==> flow/design.v <==
module TM_ALU (
    input  wire        clk,
    input  wire        reset,
    input  wire [7:0]  AvgTxLen,
    input  wire [7:0]  InstExed,
    input  wire [7:0]  CurTxLen,
    output wire [7:0]  AvgTxLen_new,
    output wire [7:0]  InstExed_new
);
    reg [15:0] mac_result;  
    reg [7:0]  inc_result;
    reg [15:0] mac_reg;     
    reg [7:0]  inc_reg;      
    reg [7:0]  AvgTxLen_reg;  
    always @(posedge clk) begin
        if (reset) begin
            mac_reg      <= 0;
            inc_reg      <= 0;
            AvgTxLen_reg <= 0;
        end else begin
            mac_result     <= AvgTxLen * InstExed;
            mac_reg      <= mac_result + CurTxLen;
            inc_result     <= InstExed + 1;
            inc_reg      <= inc_result;
            AvgTxLen_reg <= AvgTxLen;  
        end
    end
    reg [7:0] AvgTxLen_new_reg;
    always @(posedge clk) begin
        if (reset) begin
            AvgTxLen_new_reg <= 0;
        end else begin
            if (inc_reg == 0) begin  
                AvgTxLen_new_reg <= 0;
            end else begin
                AvgTxLen_new_reg <= mac_reg / inc_reg;
            end
        end
    end
    assign AvgTxLen_new  = AvgTxLen_new_reg;
    assign InstExed_new = (reset) ? 8'b0 : AvgTxLen_reg;  
endmodule
# --- From RTL to reports: TM_ALU ---
# The steps from the RTL of TM_ALU to its reports follow in flow order.
# Lines are those of the file above, counted from 1.
# Operators: Yosys type, input widths -> output width; for muxes data width and select width s.
design:
  top_module: "TM_ALU"
  clock: "clk"
  library: "sky130hd"
  pvt_corner: "tt_025C_1v80"

# --- Word level ---
# Source: Yosys, flattened and elaborated, memories not mapped. Widths are those after wreduce. Registers that Yosys merges into a memory's read port (data or address) are not register bits. Print and check cells do not count. Equal cells are merged and count once.
op_classes:
  addsub: 2
  mul: 1
  n_div: 1
  muxes: 1
  reduce_and_logical: 2
op_table:
  columns: ["operator", "count"]
  rows:
  - ["$div 16x8->16", 1]
  - ["$mul 8x8->16", 1]
  - ["$add 16x8->16", 1]
  - ["$add 8x1->8 const B", 1]
  - ["$logic_not 8->1", 1]
  - ["$mux 8", 1]
  - ["$reduce_or 2->1", 1]
bits:
  regBits: 64
  inputBits: 26
  out_inout_bits: 16

# --- Logic depth ---
# Depth = most cells in a row (Yosys ltp): at word level without a register or memory, in the mapped netlist without a sequential cell, where the memories' decode and read muxes count.
depth:
  word_depth: 2
  abc_area: 0
  depth_mapped: 157
  mapped_depth_nobuf: 148

# --- Netlist ---
# Yosys stat after the flow's synthesis: flattened, memories mapped to cells. It holds for the ABC_AREA given above (unset counts as 0); a run with the other value may have another netlist.
mapped:
  cell_count: 1161
  mapped_area_um2: 9683.0
  flip_flops: 64
by_type:
  columns: ["cell", "count", "area_total_um2"]
  rows:
  - ["sky130_fd_sc_hd__ha_1", 146, 1.83E+03]
  - ["sky130_fd_sc_hd__dfxtp_1", 40, 800.768]
  - ["sky130_fd_sc_hd__fa_1", 37, 740.71]
  - ["sky130_fd_sc_hd__edfxtp_1", 24, 720.691]
  - ["sky130_fd_sc_hd__o21a_1", 52, 390.374]
  - ["sky130_fd_sc_hd__inv_1", 94, 352.838]
  - ["sky130_fd_sc_hd__nand2_1", 91, 341.578]
  - ["sky130_fd_sc_hd__a21oi_1", 59, 295.283]
  - ["sky130_fd_sc_hd__xnor2_1", 33, 289.027]
  - ["sky130_fd_sc_hd__nor2_1", 76, 285.274]
  - ["sky130_fd_sc_hd__xor2_1", 29, 253.994]
  - ["sky130_fd_sc_hd__nor3_1", 49, 245.235]
  - ["sky130_fd_sc_hd__o21ai_0", 49, 245.235]
  - ["sky130_fd_sc_hd__nor2b_1", 38, 237.728]
  - ["sky130_fd_sc_hd__and2_1", 37, 231.472]
  - ["sky130_fd_sc_hd__mux2_2", 16, 180.173]
  - ["sky130_fd_sc_hd__a21o_1", 23, 172.666]
  - ["sky130_fd_sc_hd__mux2i_1", 16, 160.154]
# Other cell types: 68; their cells: 252.

# --- Worst setup path after synthesis ---
# Path of least setup slack by OpenSTA after synthesis, without wires, with an ideal clock, recovery checks aside; 20% of the period is set as input and as output delay. Where synthesis merged equal registers, the netlist keeps one of their names.
synth_path:
  path_kind: "reg-to-reg"
  start: "register inc_reg[7]"
  end: "register AvgTxLen_new_reg[0]"
  period_ns: 30.0
  setup_ns: 0.165
  launch_ns: 0.000
  arrival_ns: 29.817
  setup_slack_ns: 0.018
  path_delay_ns: 29.982
  path_stages: 147
  n_path_buf: 10
  synth_period_reached_ns: 29.982
# "path_delay_ns" is the arrival time less input delay plus setup time.
# "path_stages" counts driving pins, that of a launching flip-flop among them; a cell with two outputs on the path counts twice.
# "synth_period_reached_ns" = period - worst setup slack (recovery checks aside). The figure is calculated, with input and output delays left at 20% of the set period.
# A register here has more assigning lines than the two given.
synth_between:
  cell_sequence: "sky130_fd_sc_hd__dfxtp_1 -> sky130_fd_sc_hd__buf_6 -> sky130_fd_sc_hd__nor4_4 -> sky130_fd_sc_hd__nand3_2 -> sky130_fd_sc_hd__nor2_1 -> sky130_fd_sc_hd__a21oi_1 -> sky130_fd_sc_hd__a21oi_1 -> sky130_fd_sc_hd__ha_1 -> sky130_fd_sc_hd__or3_1 -> sky130_fd_sc_hd__and3_1 -> sky130_fd_sc_hd__a211o_1 -> sky130_fd_sc_hd__and2_1 -> sky130_fd_sc_hd__ha_1 -> sky130_fd_sc_hd__a21oi_1 -> sky130_fd_sc_hd__a2111o_1 -> sky130_fd_sc_hd__o221a_2 -> sky130_fd_sc_hd__or2_2 -> sky130_fd_sc_hd__ha_1 -> [... 111 more ...] -> sky130_fd_sc_hd__a21o_1 -> sky130_fd_sc_hd__nor2b_1 -> sky130_fd_sc_hd__nand3_1 -> sky130_fd_sc_hd__or4_1 -> sky130_fd_sc_hd__buf_6 -> sky130_fd_sc_hd__mux2_4 -> sky130_fd_sc_hd__ha_1 -> sky130_fd_sc_hd__nor2b_1 -> sky130_fd_sc_hd__o21ai_0 -> sky130_fd_sc_hd__nand2b_1 -> sky130_fd_sc_hd__a21oi_1 -> sky130_fd_sc_hd__nor2b_1 -> sky130_fd_sc_hd__o21ai_0 -> sky130_fd_sc_hd__nand2b_1 -> sky130_fd_sc_hd__a21oi_1 -> sky130_fd_sc_hd__nand2_1 -> sky130_fd_sc_hd__a2111oi_0 -> sky130_fd_sc_hd__a41oi_1"
  cone_cells: 3
synth_lines:
  columns: ["item", "line_no", "rtl"]
  rows:
  - ["from (decl)", 13, "reg [7:0]  inc_reg;"]
  - ["from (assign)", 18, "inc_reg      <= 0;"]
  - ["from (assign)", 24, "inc_reg      <= inc_result;"]
  - ["to (assign)", 31, "AvgTxLen_new_reg <= 0;"]
  - ["to (assign)", 36, "AvgTxLen_new_reg <= mac_reg / inc_reg;"]
  - ["to (decl)", 28, "reg [7:0] AvgTxLen_new_reg;"]
# Chain of elaborated cells between the ends: none given.

# --- Timing after layout ---
# From the final timing report of run A: the path of least setup slack in the routed layout; clock arrival at registers is part of the times.
layout_path:
  path_kind: "reg-to-reg"
  start: "register inc_reg[2]"
  end: "register AvgTxLen_new_reg[0]"
  period_ns: 40.7
  setup_ns: 0.14
  launch_ns: 0.36
  arrival_ns: 36.08
  setup_slack_ns: 4.83
  path_stages: 143
  n_path_buf: 2
# A register here has more assigning lines than the two given.
layout_between:
  cell_sequence: "sky130_fd_sc_hd__dfxtp_1 -> sky130_fd_sc_hd__inv_1 -> sky130_fd_sc_hd__nand3_2 -> sky130_fd_sc_hd__nor2_1 -> sky130_fd_sc_hd__a21oi_1 -> sky130_fd_sc_hd__a21oi_1 -> sky130_fd_sc_hd__ha_1 -> sky130_fd_sc_hd__or3_1 -> sky130_fd_sc_hd__and3_1 -> sky130_fd_sc_hd__a211o_1 -> sky130_fd_sc_hd__and2_1 -> sky130_fd_sc_hd__ha_1 -> sky130_fd_sc_hd__a21oi_1 -> sky130_fd_sc_hd__a2111o_1 -> sky130_fd_sc_hd__o221a_2 -> sky130_fd_sc_hd__or2_2 -> sky130_fd_sc_hd__ha_1 -> sky130_fd_sc_hd__o211ai_1 -> [... 107 more ...] -> sky130_fd_sc_hd__a21o_1 -> sky130_fd_sc_hd__a21o_1 -> sky130_fd_sc_hd__nor2b_1 -> sky130_fd_sc_hd__nand3_1 -> sky130_fd_sc_hd__or4_1 -> sky130_fd_sc_hd__mux2_4 -> sky130_fd_sc_hd__ha_1 -> sky130_fd_sc_hd__nor2b_1 -> sky130_fd_sc_hd__o21ai_0 -> sky130_fd_sc_hd__nand2b_1 -> sky130_fd_sc_hd__a21oi_1 -> sky130_fd_sc_hd__nor2b_1 -> sky130_fd_sc_hd__o21ai_0 -> sky130_fd_sc_hd__nand2b_1 -> sky130_fd_sc_hd__a21oi_1 -> sky130_fd_sc_hd__nand2_1 -> sky130_fd_sc_hd__a2111oi_0 -> sky130_fd_sc_hd__a41oi_1"
  cone_cells: 3
layout_lines:
  columns: ["item", "line_no", "rtl"]
  rows:
  - ["from (decl)", 13, "reg [7:0]  inc_reg;"]
  - ["from (assign)", 18, "inc_reg      <= 0;"]
  - ["from (assign)", 24, "inc_reg      <= inc_result;"]
  - ["to (assign)", 31, "AvgTxLen_new_reg <= 0;"]
  - ["to (assign)", 36, "AvgTxLen_new_reg <= mac_reg / inc_reg;"]
  - ["to (decl)", 28, "reg [7:0] AvgTxLen_new_reg;"]
# Chain of elaborated cells between the ends: none given.

# Flow measurements of TM_ALU on sky130hd: 3 stored runs with different settings, listed in no order. Input and output delays are each 20% of the period that was set; the output load is 0.01 pF.
# "worst_path_allowed_less_slack_ns" means the part of the period allowed to the worst setup path (the constraints hold back 20% at inputs and 20% at outputs) less its slack; where the path has registers, the arrival times of their clocks count too.
runs:
  - name: "run A"
    settings:
      CAP_MARGIN: 35
      CELL_PAD_IN_SITES_DETAIL_PLACEMENT: 2
      CORE_ASPECT_RATIO: 0.6
      CORE_MARGIN: 6
      CTS_CLUSTER_DIAMETER: 98
      HOLD_SLACK_MARGIN: -0.07
      PLACE_DENSITY_LB_ADDON: 0.06
      SETUP_SLACK_MARGIN: -2.0
      SLEW_MARGIN: 15
      period_ns: 40.7
      CORE_UTILIZATION: 40
    results:
      yosys.chip_area_um2: 9683.0
      design_die_area_um2: 28208.9
      layout_stdcell_area_um2: 10667.7
      final_util_frac: 0.456
      ws_setup_ns: 4.830
      setup_tns_ns: 0.000
      final_hold_ws_ns: 0.462
      worst_path_allowed_less_slack_ns: 35.87
      worst_path_kind: "reg-to-reg"
  - name: "run B"
    settings:
      CORE_UTILIZATION: 40
      SETUP_SLACK_MARGIN: 5.0
      period_ns: 29.0
      CAP_MARGIN: 20
      CORE_MARGIN: 2
      SLEW_MARGIN: 20
    results:
      yosys.chip_area_um2: 9683.0
      design_die_area_um2: 25467.4
      layout_stdcell_area_um2: 13624.3
      final_util_frac: 0.577
      ws_setup_ns: 0.833
      setup_tns_ns: 0.000
      final_hold_ws_ns: 0.452
      worst_path_allowed_less_slack_ns: 28.17
      worst_path_kind: "reg-to-reg"
  - name: "run C"
    settings:
      CELL_PAD_IN_SITES_GLOBAL_PLACEMENT: 2
      CORE_MARGIN: 5
      CORE_UTILIZATION: 67
      CTS_CLUSTER_DIAMETER: 322
      GPL_TIMING_DRIVEN: 1
      MAX_ROUTING_LAYER: "met4"
      MIN_ROUTING_LAYER: "met2"
      PLACE_DENSITY: 0.64
      SETUP_SLACK_MARGIN: 1.07
      TNS_END_PERCENT: 15
      period_ns: 51.9
      CAP_MARGIN: 20
      SLEW_MARGIN: 20
    outcome: "unfinished; error GPL-0301 in placement"
